==> flow/design.v <==
module SP(
	clk,
	rst_n,
	in_valid,
	in_data,
	in_mode,
	out_valid,
	out_data
);
input clk, rst_n, in_valid;
input [2:0] in_mode;
input [8:0] in_data;
output reg out_valid;
output reg [8:0] out_data;
integer i;
genvar idx;
parameter STATE_IDLE = 3'd0 ;
parameter STATE_MInv = 3'd1 ;
parameter STATE_MMul = 3'd2 ;
parameter STATE_Sort = 3'd3 ;
parameter STATE_Sum  = 3'd4 ;
parameter STATE_OUTPT= 3'd5 ;
reg [2:0] current_state, next_state;
reg [2:0] data_cnt;
reg [2:0] mode;
reg [8:0] a[0:5], b[0:5], c[0:5], d[0:5], e[0:5];
wire [8:0] next_c, next_e;
reg has_sent_b;
wire out_valid_b;
wire [8:0] next_b;
reg has_sent_mod;
reg [1:0] mm_stage;
wire [17:0] mul_in_s0[0:2], mul_in_s1[0:2];
reg [17:0] mul_in[0:2];
wire mul_out_valid[0:2];
wire [8:0] mul_out[0:2];
reg is_mod_finish[0:2];
wire is_all_mod_finish;
reg  [8:0] mul_out_s0[0:2], mul_out_s1[0:2];
reg flag_sort1, flag_sort2;
wire [8:0] next_d0, next_d1, next_d2, next_d3, next_d4, next_d5;
always @(posedge clk or negedge rst_n) begin
	if (!rst_n) 	current_state <= STATE_IDLE ;
	else 			current_state <= next_state ;
end
always @(*) begin
	next_state = current_state ;
	case(current_state)
		STATE_IDLE: begin
			if (data_cnt==6) begin
				if (mode[0]==1) 		next_state = STATE_MInv ;
				else if (mode[1]==1)	next_state = STATE_MMul ;
				else if (mode[2]==1)	next_state = STATE_Sort ;
				else 					next_state = STATE_Sum ;
			end
		end
		STATE_MInv: begin
			if (data_cnt==6) begin
				if (mode[1]==1)			next_state = STATE_MMul ;
				else if (mode[2]==1)	next_state = STATE_Sort ;
				else 					next_state = STATE_Sum ;
			end
		end
		STATE_MMul: begin
			if (mm_stage==3 && is_all_mod_finish==1) begin
				if (mode[2]==1)			next_state = STATE_Sort ;
				else 					next_state = STATE_Sum ;
			end
		end
		STATE_Sort:	if (flag_sort2==1)	next_state = STATE_Sum ;
		STATE_Sum: 	if (mm_stage==1 && is_all_mod_finish==1) 	next_state = STATE_OUTPT ;
		STATE_OUTPT:	if (data_cnt==6)	next_state = STATE_IDLE ;
	endcase
end
always @(posedge clk or negedge rst_n) begin
	if (!rst_n) 	has_sent_b <= 0 ;
	else begin
		if (next_state==STATE_MInv) begin
			if (has_sent_b==0)			has_sent_b <= 1 ;
			else if (out_valid_b==1)	has_sent_b <= 0 ;
		end
		else 	has_sent_b <= 0 ;
	end
end
ModularInversion U_MI( .clk(clk), .rst_n(rst_n), .in_valid( (!has_sent_b)&&(next_state==STATE_MInv) ), .in_a(a[0]), .out_valid(out_valid_b), .out_b(next_b) );
always @(posedge clk or negedge rst_n) begin
	if (!rst_n) 	has_sent_mod <= 0 ;
	else begin
		if (next_state==STATE_MMul || next_state==STATE_Sum) begin
			if (has_sent_mod==0)			has_sent_mod <= 1 ;
			else if (is_all_mod_finish==1)	has_sent_mod <= 0 ;
		end
		else 	has_sent_mod <= 0 ;
	end
end
always @(posedge clk or negedge rst_n) begin
	if (!rst_n) 	mm_stage <= 0 ;
	else begin
		if (next_state==STATE_MMul || next_state==STATE_Sum) begin
			if (is_all_mod_finish==1) 			mm_stage <= mm_stage + 1 ;
		end
		else 	mm_stage <= 0 ;
	end
end
assign mul_in_s0[0] = b[1] * b[2] ;     
assign mul_in_s0[1] = b[3] * b[4] ;     
assign mul_in_s0[2] = b[5] * b[0] ;     
assign mul_in_s1[0] = mul_out_s0[0] * mul_out_s0[1] ;     
assign mul_in_s1[1] = mul_out_s0[1] * mul_out_s0[2] ;     
assign mul_in_s1[2] = mul_out_s0[2] * mul_out_s0[0] ;     
always @(*) begin
	if (next_state==STATE_MMul) begin
		case(mm_stage)
			2'd0: begin
				mul_in[0] = mul_in_s0[0] ;
				mul_in[1] = mul_in_s0[1] ;
				mul_in[2] = mul_in_s0[2] ;
			end
			2'd1: begin
				mul_in[0] = mul_in_s1[0] ;
				mul_in[1] = mul_in_s1[1] ;
				mul_in[2] = mul_in_s1[2] ;
			end
			2'd2: begin
				mul_in[0] = mul_out_s1[0] * b[5] ;		 
				mul_in[1] = mul_out_s1[1] * b[1] ;		 
				mul_in[2] = mul_out_s1[2] * b[3] ;		 
			end
			2'd3: begin
				mul_in[0] = mul_out_s1[0] * b[0] ;		 
				mul_in[1] = mul_out_s1[1] * b[2] ;		 
				mul_in[2] = mul_out_s1[2] * b[4] ;		 
			end
		endcase
	end
	else begin
		case(mm_stage)
			2'd0: begin
				mul_in[0] = a[0] + b[0] + c[0] + d[0] ;
				mul_in[1] = a[2] + b[2] + c[2] + d[2] ;
				mul_in[2] = a[4] + b[4] + c[4] + d[4] ;
			end
			default: begin
				mul_in[0] = a[5] + b[5] + c[5] + d[5] ;
				mul_in[1] = a[1] + b[1] + c[1] + d[1] ;
				mul_in[2] = a[3] + b[3] + c[3] + d[3] ;
			end
		endcase
	end
end
generate
for( idx=0 ; idx<3 ; idx=idx+1) begin : mod_func
	Modular509 U_mod( .clk(clk), .rst_n(rst_n), .in_valid( (!has_sent_mod)&&(next_state==STATE_MMul || next_state==STATE_Sum) ), .in(mul_in[idx]), .out_valid(mul_out_valid[idx]), .out(mul_out[idx]) );
	always @(posedge clk or negedge rst_n) begin
		if (!rst_n) 	is_mod_finish[idx] <= 0 ;
		else begin
			if (mul_out_valid[idx]==1) 		is_mod_finish[idx] <= 1 ;
			else if (is_all_mod_finish==1)	is_mod_finish[idx] <= 0 ;
		end
	end
end
endgenerate
assign is_all_mod_finish = is_mod_finish[0] && is_mod_finish[1] && is_mod_finish[2] ;
generate
for( idx=0 ; idx<3 ; idx=idx+1) begin
	always @(posedge clk or negedge rst_n) begin
		if (!rst_n) 	mul_out_s0[idx] <= 0 ;
		else if (mul_out_valid[idx]==1 && mm_stage==0)	mul_out_s0[idx] <= mul_out[idx] ;     
	end
	always @(posedge clk or negedge rst_n) begin
		if (!rst_n) 	mul_out_s1[idx] <= 0 ;
		else if (mul_out_valid[idx]==1 && mm_stage==1)	mul_out_s1[idx] <= mul_out[idx] ;     
	end
end	
endgenerate
Sort U_Sort( .clk(clk), .rst_n(rst_n), .in0(c[0]), .in1(c[1]), .in2(c[2]), .in3(c[3]), .in4(c[4]), .in5(c[5]), 
			 .out0(next_d0), .out1(next_d1), .out2(next_d2), .out3(next_d3), .out4(next_d4), .out5(next_d5) );
always @(posedge clk or negedge rst_n) begin
	if (!rst_n)		flag_sort1 <= 0 ;
	else begin
		if (current_state==STATE_Sort)	flag_sort1 <= 1 ;
		else 		flag_sort1 <= 0 ;
	end
end
always @(posedge clk or negedge rst_n) begin
	if (!rst_n)		flag_sort2 <= 0 ;
	else 			flag_sort2 <= flag_sort1 ;
end
always @(posedge clk or negedge rst_n) begin
	if (!rst_n) begin
		for( i=0 ; i<6 ; i=i+1 )
			a[i] <= 0 ;
	end
	else begin
		if (in_valid==1) begin
			a[5] <= in_data ;
			for( i=0 ; i<5 ; i=i+1 )
				a[i] <= a[i+1] ;
		end
		else if (out_valid_b==1) begin
			a[5] <= a[0] ;
			for( i=0 ; i<5 ; i=i+1 )
				a[i] <= a[i+1] ;
		end
	end
end
always @(posedge clk or negedge rst_n) begin
	if (!rst_n) begin
		for( i=0 ; i<6 ; i=i+1 )
			b[i] <= 0 ;
	end
	else begin
		if (in_valid==1) begin
			b[5] <= in_data ;
			for( i=0 ; i<5 ; i=i+1 )
				b[i] <= b[i+1] ;
		end
		else if (out_valid_b==1) begin
			b[5] <= next_b ;
			for( i=0 ; i<5 ; i=i+1 )
				b[i] <= b[i+1] ;
		end
	end
end
always @(posedge clk or negedge rst_n) begin
	if (!rst_n) 	c[0] <= 0 ;
	else begin
		if (in_valid==1 || out_valid_b==1) 				c[0] <= c[1] ;
		else if (mm_stage==2 && is_mod_finish[0]==1) 	c[0] <= mul_out[0] ;
	end
end
always @(posedge clk or negedge rst_n) begin
	if (!rst_n) 	c[2] <= 0 ;
	else begin
		if (in_valid==1 || out_valid_b==1) 				c[2] <= c[3] ;
		else if (mm_stage==2 && is_mod_finish[1]==1) 	c[2] <= mul_out[1] ;
	end
end
always @(posedge clk or negedge rst_n) begin
	if (!rst_n) 	c[4] <= 0 ;
	else begin
		if (in_valid==1 || out_valid_b==1) 				c[4] <= c[5] ;
		else if (mm_stage==2 && is_mod_finish[2]==1) 	c[4] <= mul_out[2] ;
	end
end
always @(posedge clk or negedge rst_n) begin
	if (!rst_n) 	c[1] <= 0 ;
	else begin
		if (in_valid==1 || out_valid_b==1) 				c[1] <= c[2] ;
		else if (mm_stage==3 && is_mod_finish[0]==1) 	c[1] <= mul_out[1] ;
	end
end
always @(posedge clk or negedge rst_n) begin
	if (!rst_n) 	c[3] <= 0 ;
	else begin
		if (in_valid==1 || out_valid_b==1) 				c[3] <= c[4] ;
		else if (mm_stage==3 && is_mod_finish[1]==1) 	c[3] <= mul_out[2] ;
	end
end
always @(posedge clk or negedge rst_n) begin
	if (!rst_n) 	c[5] <= 0 ;
	else begin
		if (in_valid==1) 			c[5] <= in_data ;
		else if (out_valid_b==1)	c[5] <= next_b ;
		else if (mm_stage==3 && is_mod_finish[2]==1) 	c[5] <= mul_out[0] ;
	end
end
always @(posedge clk or negedge rst_n) begin
	if (!rst_n) 	d[0] <= 0 ;
	else begin
		if (in_valid==1 || out_valid_b==1) 				d[0] <= d[1] ;
		else if (mm_stage==2 && is_mod_finish[0]==1) 	d[0] <= mul_out[0] ;
		else if (current_state==STATE_Sort)				d[0] <= next_d0 ;
	end
end
always @(posedge clk or negedge rst_n) begin
	if (!rst_n) 	d[2] <= 0 ;
	else begin
		if (in_valid==1 || out_valid_b==1) 				d[2] <= d[3] ;
		else if (mm_stage==2 && is_mod_finish[1]==1) 	d[2] <= mul_out[1] ;
		else if (current_state==STATE_Sort)				d[2] <= next_d2 ;
	end
end
always @(posedge clk or negedge rst_n) begin
	if (!rst_n) 	d[4] <= 0 ;
	else begin
		if (in_valid==1 || out_valid_b==1) 				d[4] <= d[5] ;
		else if (mm_stage==2 && is_mod_finish[2]==1) 	d[4] <= mul_out[2] ;
		else if (current_state==STATE_Sort)				d[4] <= next_d4 ;
	end
end
always @(posedge clk or negedge rst_n) begin
	if (!rst_n) 	d[1] <= 0 ;
	else begin
		if (in_valid==1 || out_valid_b==1) 				d[1] <= d[2] ;
		else if (mm_stage==3 && is_mod_finish[0]==1) 	d[1] <= mul_out[1] ;
		else if (current_state==STATE_Sort)				d[1] <= next_d1 ;
	end
end
always @(posedge clk or negedge rst_n) begin
	if (!rst_n) 	d[3] <= 0 ;
	else begin
		if (in_valid==1 || out_valid_b==1) 				d[3] <= d[4] ;
		else if (mm_stage==3 && is_mod_finish[1]==1) 	d[3] <= mul_out[2] ;
		else if (current_state==STATE_Sort)				d[3] <= next_d3 ;
	end
end
always @(posedge clk or negedge rst_n) begin
	if (!rst_n) 	d[5] <= 0 ;
	else begin
		if (in_valid==1) 			d[5] <= in_data ;
		else if (out_valid_b==1)	d[5] <= next_b ;
		else if (mm_stage==3 && is_mod_finish[2]==1) 	d[5] <= mul_out[0] ;
		else if (current_state==STATE_Sort)				d[5] <= next_d5 ;
	end
end
always @(posedge clk or negedge rst_n) begin
	if (!rst_n) 	e[0] <= 0 ;
	else begin
		if (in_valid==1 || out_valid_b==1) 				e[0] <= e[1] ;
		else if (mm_stage==2 && is_mod_finish[0]==1) 	e[0] <= mul_out[0] ;
		else if (current_state==STATE_Sort)				e[0] <= next_d0 ;
		else if (current_state==STATE_Sum && mm_stage==0 && is_mod_finish[0]==1) 	e[0] <= mul_out[0] ;
	end
end
always @(posedge clk or negedge rst_n) begin
	if (!rst_n) 	e[2] <= 0 ;
	else begin
		if (in_valid==1 || out_valid_b==1) 				e[2] <= e[3] ;
		else if (mm_stage==2 && is_mod_finish[1]==1) 	e[2] <= mul_out[1] ;
		else if (current_state==STATE_Sort)				e[2] <= next_d2 ;
		else if (current_state==STATE_Sum && mm_stage==0 && is_mod_finish[1]==1) 	e[2] <= mul_out[1] ;
	end
end
always @(posedge clk or negedge rst_n) begin
	if (!rst_n) 	e[4] <= 0 ;
	else begin
		if (in_valid==1 || out_valid_b==1) 				e[4] <= e[5] ;
		else if (mm_stage==2 && is_mod_finish[2]==1) 	e[4] <= mul_out[2] ;
		else if (current_state==STATE_Sort)				e[4] <= next_d4 ;
		else if (current_state==STATE_Sum && mm_stage==0 && is_mod_finish[2]==1) 	e[4] <= mul_out[2] ;
	end
end
always @(posedge clk or negedge rst_n) begin
	if (!rst_n) 	e[1] <= 0 ;
	else begin
		if (in_valid==1 || out_valid_b==1) 				e[1] <= e[2] ;
		else if (mm_stage==3 && is_mod_finish[0]==1) 	e[1] <= mul_out[1] ;
		else if (current_state==STATE_Sort)				e[1] <= next_d1 ;
		else if (current_state==STATE_Sum && mm_stage==1 && is_mod_finish[0]==1) 	e[1] <= mul_out[1] ;
	end
end
always @(posedge clk or negedge rst_n) begin
	if (!rst_n) 	e[3] <= 0 ;
	else begin
		if (in_valid==1 || out_valid_b==1) 				e[3] <= e[4] ;
		else if (mm_stage==3 && is_mod_finish[1]==1) 	e[3] <= mul_out[2] ;
		else if (current_state==STATE_Sort)				e[3] <= next_d3 ;
		else if (current_state==STATE_Sum && mm_stage==1 && is_mod_finish[1]==1) 	e[3] <= mul_out[2] ;
	end
end
always @(posedge clk or negedge rst_n) begin
	if (!rst_n) 	e[5] <= 0 ;
	else begin
		if (in_valid==1) 			e[5] <= in_data ;
		else if (out_valid_b==1)	e[5] <= next_b ;
		else if (mm_stage==3 && is_mod_finish[2]==1) 	e[5] <= mul_out[0] ;
		else if (current_state==STATE_Sort)				e[5] <= next_d5 ;
		else if (current_state==STATE_Sum && mm_stage==1 && is_mod_finish[2]==1) 	e[5] <= mul_out[0] ;
	end
end
always @(posedge clk or negedge rst_n) begin
	if (!rst_n)		data_cnt <= 0 ;
	else begin
		if (data_cnt==6) 	data_cnt <= 0 ;
		else if (in_valid==1)	data_cnt <= data_cnt + 1 ;
		else if (out_valid_b==1)	data_cnt <= data_cnt + 1 ;
		else if (next_state==STATE_OUTPT)	data_cnt <= data_cnt + 1 ;
	end
end
always @(posedge clk or negedge rst_n) begin
	if (!rst_n) 	mode <= 0 ;
	else begin
		if (in_valid==1 && data_cnt==0)	
			mode <= in_mode ;
	end
end
always @(posedge clk or negedge rst_n) begin
	if (!rst_n) 	out_valid <= 0 ;
	else begin
		if (next_state==STATE_OUTPT) 	out_valid <= 1 ;
		else 		out_valid <= 0 ;
	end
end
always @(posedge clk or negedge rst_n) begin
	if (!rst_n) 	out_data <= 0 ;
	else begin
		if (next_state==STATE_OUTPT)	out_data <= e[data_cnt];
		else 		out_data <= 0 ;
	end
end
endmodule
module Modular509(clk, rst_n, in_valid, in, out_valid, out);
input clk, rst_n;
input in_valid;
input [17:0] in;
output reg out_valid;
output [8:0] out;
parameter S_IDLE  = 3'd0 ;
parameter S_INPUT = 3'd1 ;
parameter S_CALCU = 3'd2 ;
parameter S_OUTPT = 3'd3 ;
reg [1:0] current_state, next_state;
reg [11:0] in_r;
wire [2:0] overflow;
wire [8:0] nonoverflow;
always @(posedge clk or negedge rst_n) begin
	if (!rst_n) 	current_state <= S_IDLE ;
	else 			current_state <= next_state ;
end
always @(*) begin
	next_state = current_state ;
	case(current_state)
		S_IDLE: 	if (in_valid==1) 	next_state = S_INPUT ;
		S_INPUT: 	next_state = S_CALCU ;
		S_CALCU: 	if (in_r<509)		next_state = S_OUTPT ;
		S_OUTPT: 	next_state = S_IDLE ;
	endcase
end
always @(posedge clk or negedge rst_n) begin
	if (!rst_n) 	in_r <= 0 ;
	else begin
		if (next_state==S_INPUT)		in_r <= in[8:0] + in[17:9]*3 ;
		else if (next_state==S_CALCU)	in_r <= (in_r>=509) ? in_r - 509 : in_r ;
	end
end
always @(posedge clk or negedge rst_n) begin
	if (!rst_n) 	out_valid <= 0 ;
	else begin
		if (next_state==S_OUTPT) 	out_valid <= 1 ;
		else 						out_valid <= 0 ;
	end
end
assign out = in_r ;
endmodule
module ModularInversion(
	clk, 
	rst_n, 
	in_valid, 
	in_a, 
	out_valid, 
	out_b
);
input clk, rst_n;
input in_valid;
input [8:0] in_a;
output reg out_valid;
output reg [8:0] out_b;
parameter S_IDLE  = 2'd0 ;
parameter S_CALCU = 2'd1 ;
parameter S_MODUL = 2'd2 ;
parameter S_OUTPT = 2'd3 ;
reg [2:0] current_state, next_state;
reg [17:0] A, B;
reg [3:0] cnt;
wire out_valid_A, out_valid_B;
wire [8:0] next_A, next_B;
reg is_modA_finish, is_modB_finish;
wire is_mod_finish;
reg flag_sent;
always @(posedge clk or negedge rst_n) begin
	if (!rst_n) 	current_state <= S_IDLE ;
	else 			current_state <= next_state ;
end
always @(*) begin
	next_state = current_state ;
	case(current_state)
		S_IDLE: 	if (in_valid==1) 	next_state = S_CALCU ;
		S_CALCU: 	next_state = S_MODUL ;
		S_MODUL: 	if (is_mod_finish==1)	next_state = (cnt==10) ? S_OUTPT : S_CALCU ;
		S_OUTPT: 	next_state = S_IDLE ;
	endcase
end
Modular509 U_modA( .clk(clk), .rst_n(rst_n), .in_valid( (!flag_sent)&&(next_state==S_MODUL) ), .in(A), .out_valid(out_valid_A), .out(next_A) );
Modular509 U_modB( .clk(clk), .rst_n(rst_n), .in_valid( (!flag_sent)&&(next_state==S_MODUL) ), .in(B), .out_valid(out_valid_B), .out(next_B) );
always @(posedge clk or negedge rst_n) begin
	if (!rst_n) 	is_modA_finish <= 0 ;
	else begin
		if (out_valid_A==1)				is_modA_finish <= 1 ;
		else if (next_state==S_CALCU)	is_modA_finish <= 0 ;
	end
end
always @(posedge clk or negedge rst_n) begin
	if (!rst_n) 	is_modB_finish <= 0 ;
	else begin
		if (out_valid_B==1)				is_modB_finish <= 1 ;
		else if (next_state==S_CALCU)	is_modB_finish <= 0 ;
	end
end
assign is_mod_finish = is_modA_finish && is_modB_finish ;
always @(posedge clk or negedge rst_n) begin
	if (!rst_n) 	flag_sent <= 0 ;
	else begin
		if (next_state==S_MODUL)		flag_sent <= 1 ;
		else if (next_state==S_CALCU)	flag_sent <= 0 ;
	end
end
always @(posedge clk or negedge rst_n) begin
	if (!rst_n) 	cnt <= 0 ;
	else begin
		if (next_state==S_CALCU)		cnt <= cnt + 1 ;
		else if (next_state==S_OUTPT)	cnt <= 0 ;
	end
end
always @(posedge clk or negedge rst_n) begin
	if (!rst_n) 	A <= 0 ;
	else begin
		if (in_valid==1) 						A <= 1 ;
		else if (next_state==S_CALCU && cnt!=3)	A <= A*B ;
		else if (out_valid_A==1)				A <= next_A ;
	end
end
always @(posedge clk or negedge rst_n) begin
	if (!rst_n) 	B <= 0 ;
	else begin
		if (in_valid==1) 				B <= in_a ;
		else if (next_state==S_CALCU)	B <= B*B ;
		else if (out_valid_B==1)		B <= next_B ;
	end
end
always @(posedge clk or negedge rst_n) begin
	if (!rst_n) 	out_valid <= 0 ;
	else begin
		if (next_state==S_OUTPT)	out_valid <= 1 ;
		else 						out_valid <= 0 ;
	end
end
always @(posedge clk or negedge rst_n) begin
	if (!rst_n) 	out_b <= 0 ;
	else begin
		if (next_state==S_OUTPT)	out_b <= A ;
		else 						out_b <= 0 ;
	end
end
endmodule
module Sort(clk, rst_n, in0, in1, in2, in3, in4, in5, out0, out1, out2, out3, out4, out5);
input clk, rst_n;
input [8:0] in0, in1, in2, in3, in4, in5;
output [8:0] out0, out1, out2, out3, out4, out5;
wire [8:0] a[0:3], b[0:2], c[0:3], d[0:2], f[0:3], g[0:1];
reg [8:0] e[0:5];
assign a[0] = ( in0<in1 ) ? in0 : in1 ;
assign a[1] = ( in0<in1 ) ? in1 : in0 ;
assign a[2] = ( a[1]<in2 )? a[1] : in2 ;
assign a[3] = ( a[1]<in2 )? in2 : a[1] ;
assign b[0] = ( a[0]<a[2] ) ? a[0] : a[2] ;
assign b[1] = ( a[0]<a[2] ) ? a[2] : a[0] ;
assign b[2] = a[3] ;
assign c[0] = ( in3<in4 ) ? in3 : in4 ;
assign c[1] = ( in3<in4 ) ? in4 : in3 ;
assign c[2] = ( c[1]<in5 )? c[1] : in5 ;
assign c[3] = ( c[1]<in5 )? in5 : c[1] ;
assign d[0] = ( c[0]<c[2] ) ? c[0] : c[2] ;
assign d[1] = ( c[0]<c[2] ) ? c[2] : c[0] ;
assign d[2] = c[3] ;
always @(posedge clk or negedge rst_n) begin
	if (!rst_n) begin
		e[0] <= 0 ;
		e[1] <= 0 ;
		e[2] <= 0 ;
		e[3] <= 0 ;
		e[4] <= 0 ;
		e[5] <= 0 ;
	end
	else begin
		e[0] <= ( b[0]<d[0] ) ? b[0] : d[0] ;
		e[1] <= ( b[0]<d[0] ) ? d[0] : b[0] ;
		e[2] <= ( b[1]<d[1] ) ? b[1] : d[1] ;
		e[3] <= ( b[1]<d[1] ) ? d[1] : b[1] ;
		e[4] <= ( b[2]<d[2] ) ? b[2] : d[2] ;
		e[5] <= ( b[2]<d[2] ) ? d[2] : b[2] ;
	end
end
assign out0 = e[0] ;
assign out5 = e[5] ;
assign f[0] = ( e[1]<e[2] ) ? e[1] : e[2] ;
assign f[1] = ( e[1]<e[2] ) ? e[2] : e[1] ;
assign f[2] = ( e[3]<e[4] ) ? e[3] : e[4] ;
assign f[3] = ( e[3]<e[4] ) ? e[4] : e[3] ;
assign out1 = f[0] ;
assign out4 = f[3] ;
assign g[0] = ( f[1]<f[2] ) ? f[1] : f[2] ;
assign g[1] = ( f[1]<f[2] ) ? f[2] : f[1] ;
assign out2 = g[0] ;
assign out3 = g[1] ;
endmodule
Reports on SP
Tool output for the design above, in the order of the flow.
Lines are those of the file above, counted from 1.
{"block": "setup", "top_module": "SP", "clk_port": "clk", "lib": "sky130hd", "lib_corner": "tt_025C_1v80"}

Word level
Counts by Yosys on the flattened word-level netlist (proc, flatten, opt, wreduce). Print and check cells are left out. Cells with the same type and inputs are merged into one.
{"block": "classes", "cmp": 22, "mux": 197, "mul": 19, "reduce_logical": 83, "n_eq": 62, "addsub": 31}
{"block": "op_table", "op": "multiplier 9 x 9 -> 18 bit", "n": 12}
{"block": "op_table", "op": "two-way mux 9 bit", "n": 107}
{"block": "op_table", "op": "multiplier 18 x 18 -> 18 bit", "n": 2}
{"block": "op_table", "op": "two-way mux 12 bit", "n": 18}
{"block": "op_table", "op": "parallel mux 18 bit (select 4 bit)", "n": 3}
{"block": "op_table", "op": "two-way mux 18 bit", "n": 9}
{"block": "op_table", "op": "multiplier 9 x 2 -> 11 bit with constant B", "n": 5}
{"block": "op_table", "op": "less-than comparator 9 bit", "n": 12}
{"block": "op_table", "op": "adder 11 x 9 -> 12 bit", "n": 6}
{"block": "op_table", "op": "adder 10 x 9 -> 11 bit", "n": 6}
{"block": "op_table", "op": "subtractor 12 x 9 -> 12 bit with constant B", "n": 5}
{"block": "op_table", "op": "greater-or-equal comparator 12 x 9 -> 1 bit with constant B", "n": 5}
{"block": "op_table", "op": "less-than comparator 12 x 9 -> 1 bit with constant B", "n": 5}
{"block": "op_table", "op": "adder 9 x 9 -> 10 bit", "n": 6}
{"block": "op_table", "op": "parallel mux 9 bit (select 6 bit)", "n": 1}
{"block": "op_table", "op": "two-way mux 3 bit", "n": 15}
{"block": "op_table", "op": "equality test 2 bit with constant B", "n": 22}
{"block": "op_table", "op": "parallel mux 2 bit (select 4 bit)", "n": 5}
{"block": "op_table", "op": "nonzero test 2 bit", "n": 18}
{"block": "op_table", "op": "adder 9 x 12 -> 12 bit", "n": 3}
{"block": "op_table", "op": "logical AND 1 bit", "n": 30}
{"block": "op_table", "op": "nonzero test 4 bit", "n": 7}
{"block": "op_table", "op": "equality test 3 x 2 -> 1 bit with constant B", "n": 9}
{"block": "op_table", "op": "two-way mux 2 bit", "n": 13}
{"block": "op_table", "op": "nonzero test 3 bit", "n": 8}
{"block": "op_table", "op": "adder 9 x 11 -> 12 bit", "n": 2}
{"block": "op_table", "op": "equality test 2 x 1 -> 1 bit with constant B", "n": 11}
{"block": "op_table", "op": "two-way mux 1 bit", "n": 22}
Not listed: further kinds 18, cells in them 47.
{"block": "bits", "inputBits": 15, "ff_bits": 537, "output_inout_bits": 10}

Depth
Yosys ltp: most cells in a row. Word level: on the elaborated netlist, between registers, memories and ports. Mapped: between sequential cells and ports; inverters and the memories' decode and read muxes count.
{"block": "depth", "ltp_word": 16, "abc_area": 1, "depth_mapped": 44, "ltp_nobuf": 43}

Netlist
The flow's flattened synthesis, as Yosys stat reports it; memories are mapped. The netlist is that of the ABC_AREA named above (0 if unset); the other value can give another one.
{"block": "mapped", "buf_cells": 457, "mapped_cells": 10882, "sequential_area_um2": 13797.0, "ff_cells": 551, "area_um2": 79889.1}
{"block": "types", "cell": "sky130_fd_sc_hd__fa_1", "n": 933}
{"block": "types", "cell": "sky130_fd_sc_hd__dfrtp_1", "n": 544}
{"block": "types", "cell": "sky130_fd_sc_hd__ha_1", "n": 820}
{"block": "types", "cell": "sky130_fd_sc_hd__nand2_1", "n": 2646}
{"block": "types", "cell": "sky130_fd_sc_hd__inv_1", "n": 2525}
{"block": "types", "cell": "sky130_fd_sc_hd__o21ai_0", "n": 774}
{"block": "types", "cell": "sky130_fd_sc_hd__a21oi_1", "n": 474}
{"block": "types", "cell": "sky130_fd_sc_hd__nor2_1", "n": 566}
{"block": "types", "cell": "sky130_fd_sc_hd__nand3_1", "n": 338}
{"block": "types", "cell": "sky130_fd_sc_hd__clkbuf_1", "n": 388}
{"block": "types", "cell": "sky130_fd_sc_hd__xor2_1", "n": 90}
{"block": "types", "cell": "sky130_fd_sc_hd__xnor2_1", "n": 68}
{"block": "types", "cell": "sky130_fd_sc_hd__o211ai_1", "n": 73}
{"block": "types", "cell": "sky130_fd_sc_hd__nand4_1", "n": 68}
{"block": "types", "cell": "sky130_fd_sc_hd__a31oi_1", "n": 48}
{"block": "types", "cell": "sky130_fd_sc_hd__a22oi_1", "n": 39}
{"block": "types", "cell": "sky130_fd_sc_hd__o221ai_1", "n": 33}
{"block": "types", "cell": "sky130_fd_sc_hd__o22ai_1", "n": 43}
Other cell types: 53; their cells: 412.

Worst setup path after synthesis
Source: OpenSTA report_checks on the synthesized netlist (no wires, ideal clock, input and output delay 20% of the period each), path of least setup slack; recovery checks are left aside. Register names are those of the netlist, which keeps one name where synthesis merged equal registers.
{"block": "synth_timing", "path_type": "register to register", "startpoint": "register b[2][0]", "endpoint": "register mod_func[1].U_mod.in_r[9]", "path_slack_ns": 1.741, "t_arrival_ns": 7.172, "launch_ns": 0.000, "setup_ns": 0.087, "path_delay_ns": 7.259, "period_ns": 9.0, "driving_pins": 37, "synth_period_reached_ns": 7.259}
"path_delay_ns" = arrival - input delay + setup time.
"driving_pins": output pins that drive a net of the path, with the launching flip-flop's if there is one; two outputs of one cell count as two.
"synth_period_reached_ns" = period - worst setup slack (recovery checks aside). The figure is calculated, with input and output delays left at 20% of the set period.
Between the ends stands the longest chain of elaborated cells between them, by number of cells; it is not shown to be the way that was timed. Of several equally long chains one is given.
Each line given opens the expression or statement behind the cell; cells for indexed reads and writes are added by Yosys, which also makes memories of some case tables.
A register here has more assigning lines than the two given.
{"block": "synth_between", "path_cell_list": "sky130_fd_sc_hd__dfrtp_1 -> sky130_fd_sc_hd__clkbuf_1 -> sky130_fd_sc_hd__clkbuf_1 -> sky130_fd_sc_hd__nand2_1 -> sky130_fd_sc_hd__fa_1 -> sky130_fd_sc_hd__inv_1 -> sky130_fd_sc_hd__fa_1 -> sky130_fd_sc_hd__fa_1 -> sky130_fd_sc_hd__inv_1 -> sky130_fd_sc_hd__fa_1 -> sky130_fd_sc_hd__inv_1 -> sky130_fd_sc_hd__ha_1 -> sky130_fd_sc_hd__nand2_1 -> sky130_fd_sc_hd__inv_1 -> sky130_fd_sc_hd__nand2_1 -> sky130_fd_sc_hd__nand2_1 -> sky130_fd_sc_hd__a21oi_1 -> sky130_fd_sc_hd__xor2_1 -> sky130_fd_sc_hd__or2_2 -> sky130_fd_sc_hd__o2111ai_1 -> sky130_fd_sc_hd__o21ai_0 -> sky130_fd_sc_hd__o21ai_0 -> sky130_fd_sc_hd__ha_1 -> sky130_fd_sc_hd__fa_1 -> sky130_fd_sc_hd__ha_1 -> sky130_fd_sc_hd__nand3_1 -> sky130_fd_sc_hd__and2_1 -> sky130_fd_sc_hd__or2_2 -> sky130_fd_sc_hd__nand2_1 -> sky130_fd_sc_hd__a21oi_1 -> sky130_fd_sc_hd__o21ai_0 -> sky130_fd_sc_hd__inv_1 -> sky130_fd_sc_hd__o21ai_0 -> sky130_fd_sc_hd__inv_1 -> sky130_fd_sc_hd__nand3_1 -> sky130_fd_sc_hd__nand3_1 -> sky130_fd_sc_hd__a22oi_1", "elab_chain_len": 8, "cone_cells": 10, "cone_lines": 6, "classes_between": "4 x add/sub; 2 x mul; 4 x mux"}
{"block": "synth_lines", "element": "start: declaration", "line": 26, "rtl": "reg [8:0] a[0:5], b[0:5], c[0:5], d[0:5], e[0:5];"}
{"block": "synth_lines", "element": "start: assignment", "line": 216, "rtl": "b[i] <= b[i+1] ;"}
{"block": "synth_lines", "element": "start: assignment", "line": 221, "rtl": "b[i] <= b[i+1] ;"}
{"block": "synth_lines", "element": "adder 9 x 9 -> 10 bit", "line": 140, "rtl": "mul_in[1] = a[2] + b[2] + c[2] + d[2] ;"}
{"block": "synth_lines", "element": "adder 10 x 9 -> 11 bit", "line": 140}
{"block": "synth_lines", "element": "adder 11 x 9 -> 12 bit", "line": 140}
{"block": "synth_lines", "element": "two-way mux 12 bit", "line": 137, "rtl": "case(mm_stage)"}
{"block": "synth_lines", "element": "two-way mux 18 bit", "line": 112, "rtl": "if (next_state==STATE_MMul) begin"}
{"block": "synth_lines", "element": "multiplier 9 x 2 -> 11 bit", "line": 433, "rtl": "if (next_state==S_INPUT) in_r <= in[8:0] + in[17:9]*3 ;"}
{"block": "synth_lines", "element": "adder 9 x 12 -> 12 bit", "line": 433}
{"block": "synth_lines", "element": "two-way mux 12 bit", "line": 433}
{"block": "synth_lines", "element": "end: assignment", "line": 433}
{"block": "synth_lines", "element": "end: assignment", "line": 434, "rtl": "else if (next_state==S_CALCU) in_r <= (in_r>=509) ? in_r - 509 : in_r ;"}
{"block": "synth_lines", "element": "end: declaration", "line": 414, "rtl": "reg [11:0] in_r;"}

Timing after layout
From the final timing report of flow run 1: the path of least setup slack in the routed layout; clock arrival at registers is part of the times.
{"block": "layout_timing", "path_type": "register to register", "startpoint": "register c[4][2]", "endpoint": "register U_Sort.e[1][1]", "driving_pins": 33, "t_arrival_ns": 9.53, "setup_ns": 0.10, "period_ns": 11.9, "path_slack_ns": 2.95, "launch_ns": 0.68}
Between the ends stands the longest chain of elaborated cells between them, by number of cells; it is not shown to be the way that was timed. Of several equally long chains one is given.
A register here has more assigning lines than the two given.
{"block": "layout_between", "path_cell_list": "sky130_fd_sc_hd__dfrtp_1 -> sky130_fd_sc_hd__inv_1 -> sky130_fd_sc_hd__ha_1 -> sky130_fd_sc_hd__a21oi_1 -> sky130_fd_sc_hd__o21ai_0 -> sky130_fd_sc_hd__nand2_1 -> sky130_fd_sc_hd__nand4_2 -> sky130_fd_sc_hd__o21ai_0 -> sky130_fd_sc_hd__ha_1 -> sky130_fd_sc_hd__a21oi_1 -> sky130_fd_sc_hd__nor2_1 -> sky130_fd_sc_hd__a211oi_1 -> sky130_fd_sc_hd__o221a_2 -> sky130_fd_sc_hd__nand2_2 -> sky130_fd_sc_hd__o21ai_0 -> sky130_fd_sc_hd__ha_1 -> sky130_fd_sc_hd__nand2_1 -> sky130_fd_sc_hd__inv_1 -> sky130_fd_sc_hd__nand3_1 -> sky130_fd_sc_hd__a31oi_1 -> sky130_fd_sc_hd__a2111oi_0 -> sky130_fd_sc_hd__nand2_4 -> sky130_fd_sc_hd__clkinv_2 -> sky130_fd_sc_hd__nand2_1 -> sky130_fd_sc_hd__o21ai_0 -> sky130_fd_sc_hd__inv_1 -> sky130_fd_sc_hd__ha_1 -> sky130_fd_sc_hd__a21oi_1 -> sky130_fd_sc_hd__nor2_1 -> sky130_fd_sc_hd__a2111oi_4 -> sky130_fd_sc_hd__nand2_4 -> sky130_fd_sc_hd__nand2_1 -> sky130_fd_sc_hd__nand2_1", "elab_chain_len": 8, "cone_cells": 9, "classes_between": "4 x compare; 5 x mux"}
{"block": "layout_lines", "element": "start: declaration", "line": 26, "rtl": "reg [8:0] a[0:5], b[0:5], c[0:5], d[0:5], e[0:5];"}
{"block": "layout_lines", "element": "start: assignment", "line": 242, "rtl": "if (in_valid==1 || out_valid_b==1) c[4] <= c[5] ;"}
{"block": "layout_lines", "element": "start: assignment", "line": 243, "rtl": "else if (mm_stage==2 && is_mod_finish[2]==1) c[4] <= mul_out[2] ;"}
{"block": "layout_lines", "element": "less-than comparator 9 bit", "line": 560, "rtl": "assign c[1] = ( in3<in4 ) ? in4 : in3 ;"}
{"block": "layout_lines", "element": "two-way mux 9 bit", "line": 560}
{"block": "layout_lines", "element": "less-than comparator 9 bit", "line": 561, "rtl": "assign c[2] = ( c[1]<in5 )? c[1] : in5 ;"}
{"block": "layout_lines", "element": "two-way mux 9 bit", "line": 561}
{"block": "layout_lines", "element": "less-than comparator 9 bit", "line": 563, "rtl": "assign d[0] = ( c[0]<c[2] ) ? c[0] : c[2] ;"}
{"block": "layout_lines", "element": "two-way mux 9 bit", "line": 563}
{"block": "layout_lines", "element": "less-than comparator 9 bit", "line": 577, "rtl": "e[1] <= ( b[0]<d[0] ) ? d[0] : b[0] ;"}
{"block": "layout_lines", "element": "two-way mux 9 bit", "line": 577}
{"block": "layout_lines", "element": "end: assignment", "line": 569, "rtl": "e[1] <= 0 ;"}
{"block": "layout_lines", "element": "end: assignment", "line": 577}
{"block": "layout_lines", "element": "end: declaration", "line": 551, "rtl": "reg [8:0] e[0:5];"}

6 stored runs of SP in the flow (synthesis by Yosys, layout by OpenROAD, sky130hd cells), in arbitrary order. Constraints: input delay and output delay 20% of the set period each, output load 0.01 pF.
"period_reached_ns" means the clock period less the worst setup slack. The figure is calculated, with input and output delays left at 20% of the set period.
"worst_path_time_ns" is the time allowed to the run's worst setup path (the clock period less input and output delay, where it has them) less its slack. Clock arrival times count: a late capture clock shortens it, a late launch clock lengthens it.
By "power_total_uw" is meant OpenSTA's value without simulated activity: inputs other than the clock are taken to toggle once in ten clock periods, and the tool carries that through the logic.

{"run": "flow run 1", "settings": { "ABC_AREA": 1, "CAP_MARGIN": 10, "CELL_PAD_IN_SITES_DETAIL_PLACEMENT": 0, "CELL_PAD_IN_SITES_GLOBAL_PLACEMENT": 1, "CORE_ASPECT_RATIO": 0.67, "CORE_MARGIN": 6, "CORE_UTILIZATION": 37, "CTS_CLUSTER_DIAMETER": 110, "CTS_CLUSTER_SIZE": 51, "GPL_ROUTABILITY_DRIVEN": 0, "HOLD_SLACK_MARGIN": 0.22, "SLEW_MARGIN": 5, "TNS_END_PERCENT": 25, "period_ns": 11.9 }, "results": { "power_total_uw": 15018, "period_reached_ns": 8.947, "worst_path_time_ns": 8.95, "path_kind": "register to register", "final_setup_tns_ns": 0.000, "layout_stdcell_area_um2": 84105.7, "yosys.chip_area_um2": 79889.1, "dieArea_um2": 227435.0, "util_pct": 39.2, "setup_worst_slack_ns": 2.953 }}
{"run": "flow run 2", "settings": { "CELL_PAD_IN_SITES_GLOBAL_PLACEMENT": 0, "CORE_MARGIN": 3, "CORE_UTILIZATION": 23, "PLACE_DENSITY_LB_ADDON": 0.06, "SLEW_MARGIN": 15, "period_ns": 15.0, "CAP_MARGIN": 20 }, "results": { "power_total_uw": 10612, "period_reached_ns": 9.157, "worst_path_time_ns": 9.16, "path_kind": "register to register", "final_setup_tns_ns": 0.000, "layout_stdcell_area_um2": 86725.7, "yosys.chip_area_um2": 78230.0, "dieArea_um2": 347163.0, "util_pct": 25.7, "setup_worst_slack_ns": 5.843 }}
{"run": "flow run 3", "settings": { "period_ns": 8.62, "CAP_MARGIN": 20, "CORE_MARGIN": 2, "CORE_UTILIZATION": 40, "SLEW_MARGIN": 20 }, "results": { "power_total_uw": 17901, "period_reached_ns": 8.151, "worst_path_time_ns": 8.15, "path_kind": "register to register", "final_setup_tns_ns": 0.000, "layout_stdcell_area_um2": 84472.3, "yosys.chip_area_um2": 78230.0, "dieArea_um2": 199130.0, "util_pct": 43.4, "setup_worst_slack_ns": 0.469 }}
{"run": "flow run 4", "settings": { "ABC_AREA": 0, "CELL_PAD_IN_SITES_DETAIL_PLACEMENT": 1, "CORE_UTILIZATION": 38, "CTS_CLUSTER_SIZE": 79, "GPL_ROUTABILITY_DRIVEN": 0, "MIN_ROUTING_LAYER": "met2", "PLACE_DENSITY": 0.37, "SETUP_SLACK_MARGIN": 4.12, "period_ns": 14.6, "CAP_MARGIN": 20, "CORE_MARGIN": 2, "SLEW_MARGIN": 20 }, "results": { "power_total_uw": 11365, "period_reached_ns": 9.737, "worst_path_time_ns": 9.74, "path_kind": "register to register", "final_setup_tns_ns": 0.000, "layout_stdcell_area_um2": 84544.8, "yosys.chip_area_um2": 78230.0, "dieArea_um2": 209512.0, "util_pct": 41.3, "setup_worst_slack_ns": 4.863 }}
{"run": "flow run 5", "settings": { "CAP_MARGIN": 35, "CELL_PAD_IN_SITES_GLOBAL_PLACEMENT": 2, "CORE_ASPECT_RATIO": 0.55, "GPL_ROUTABILITY_DRIVEN": 0, "GPL_TIMING_DRIVEN": 0, "HOLD_SLACK_MARGIN": 0.08, "SLEW_MARGIN": 0, "period_ns": 9.0, "CORE_MARGIN": 2, "CORE_UTILIZATION": 40 }, "results": { "power_total_uw": 18242, "period_reached_ns": 8.944, "worst_path_time_ns": 8.94, "path_kind": "register to register", "final_setup_tns_ns": 0.000, "layout_stdcell_area_um2": 86350.3, "yosys.chip_area_um2": 78230.0, "dieArea_um2": 199290.0, "util_pct": 44.4, "setup_worst_slack_ns": 0.056 }}
{"run": "flow run 6", "settings": { "CELL_PAD_IN_SITES_GLOBAL_PLACEMENT": 1, "CORE_UTILIZATION": 43, "CTS_CLUSTER_DIAMETER": 382, "GPL_ROUTABILITY_DRIVEN": 0, "GPL_TIMING_DRIVEN": 1, "MIN_ROUTING_LAYER": "met1", "PLACE_DENSITY_LB_ADDON": 0.11, "SLEW_MARGIN": 35, "period_ns": 4.97, "CAP_MARGIN": 20, "CORE_MARGIN": 2 }, "results": { "power_total_uw": 43736, "period_reached_ns": 7.310, "worst_path_time_ns": 7.31, "path_kind": "register to register", "final_setup_tns_ns": -148.877, "layout_stdcell_area_um2": 102232.0, "yosys.chip_area_um2": 78230.0, "dieArea_um2": 185356.0, "util_pct": 56.6, "setup_worst_slack_ns": -2.340 }}
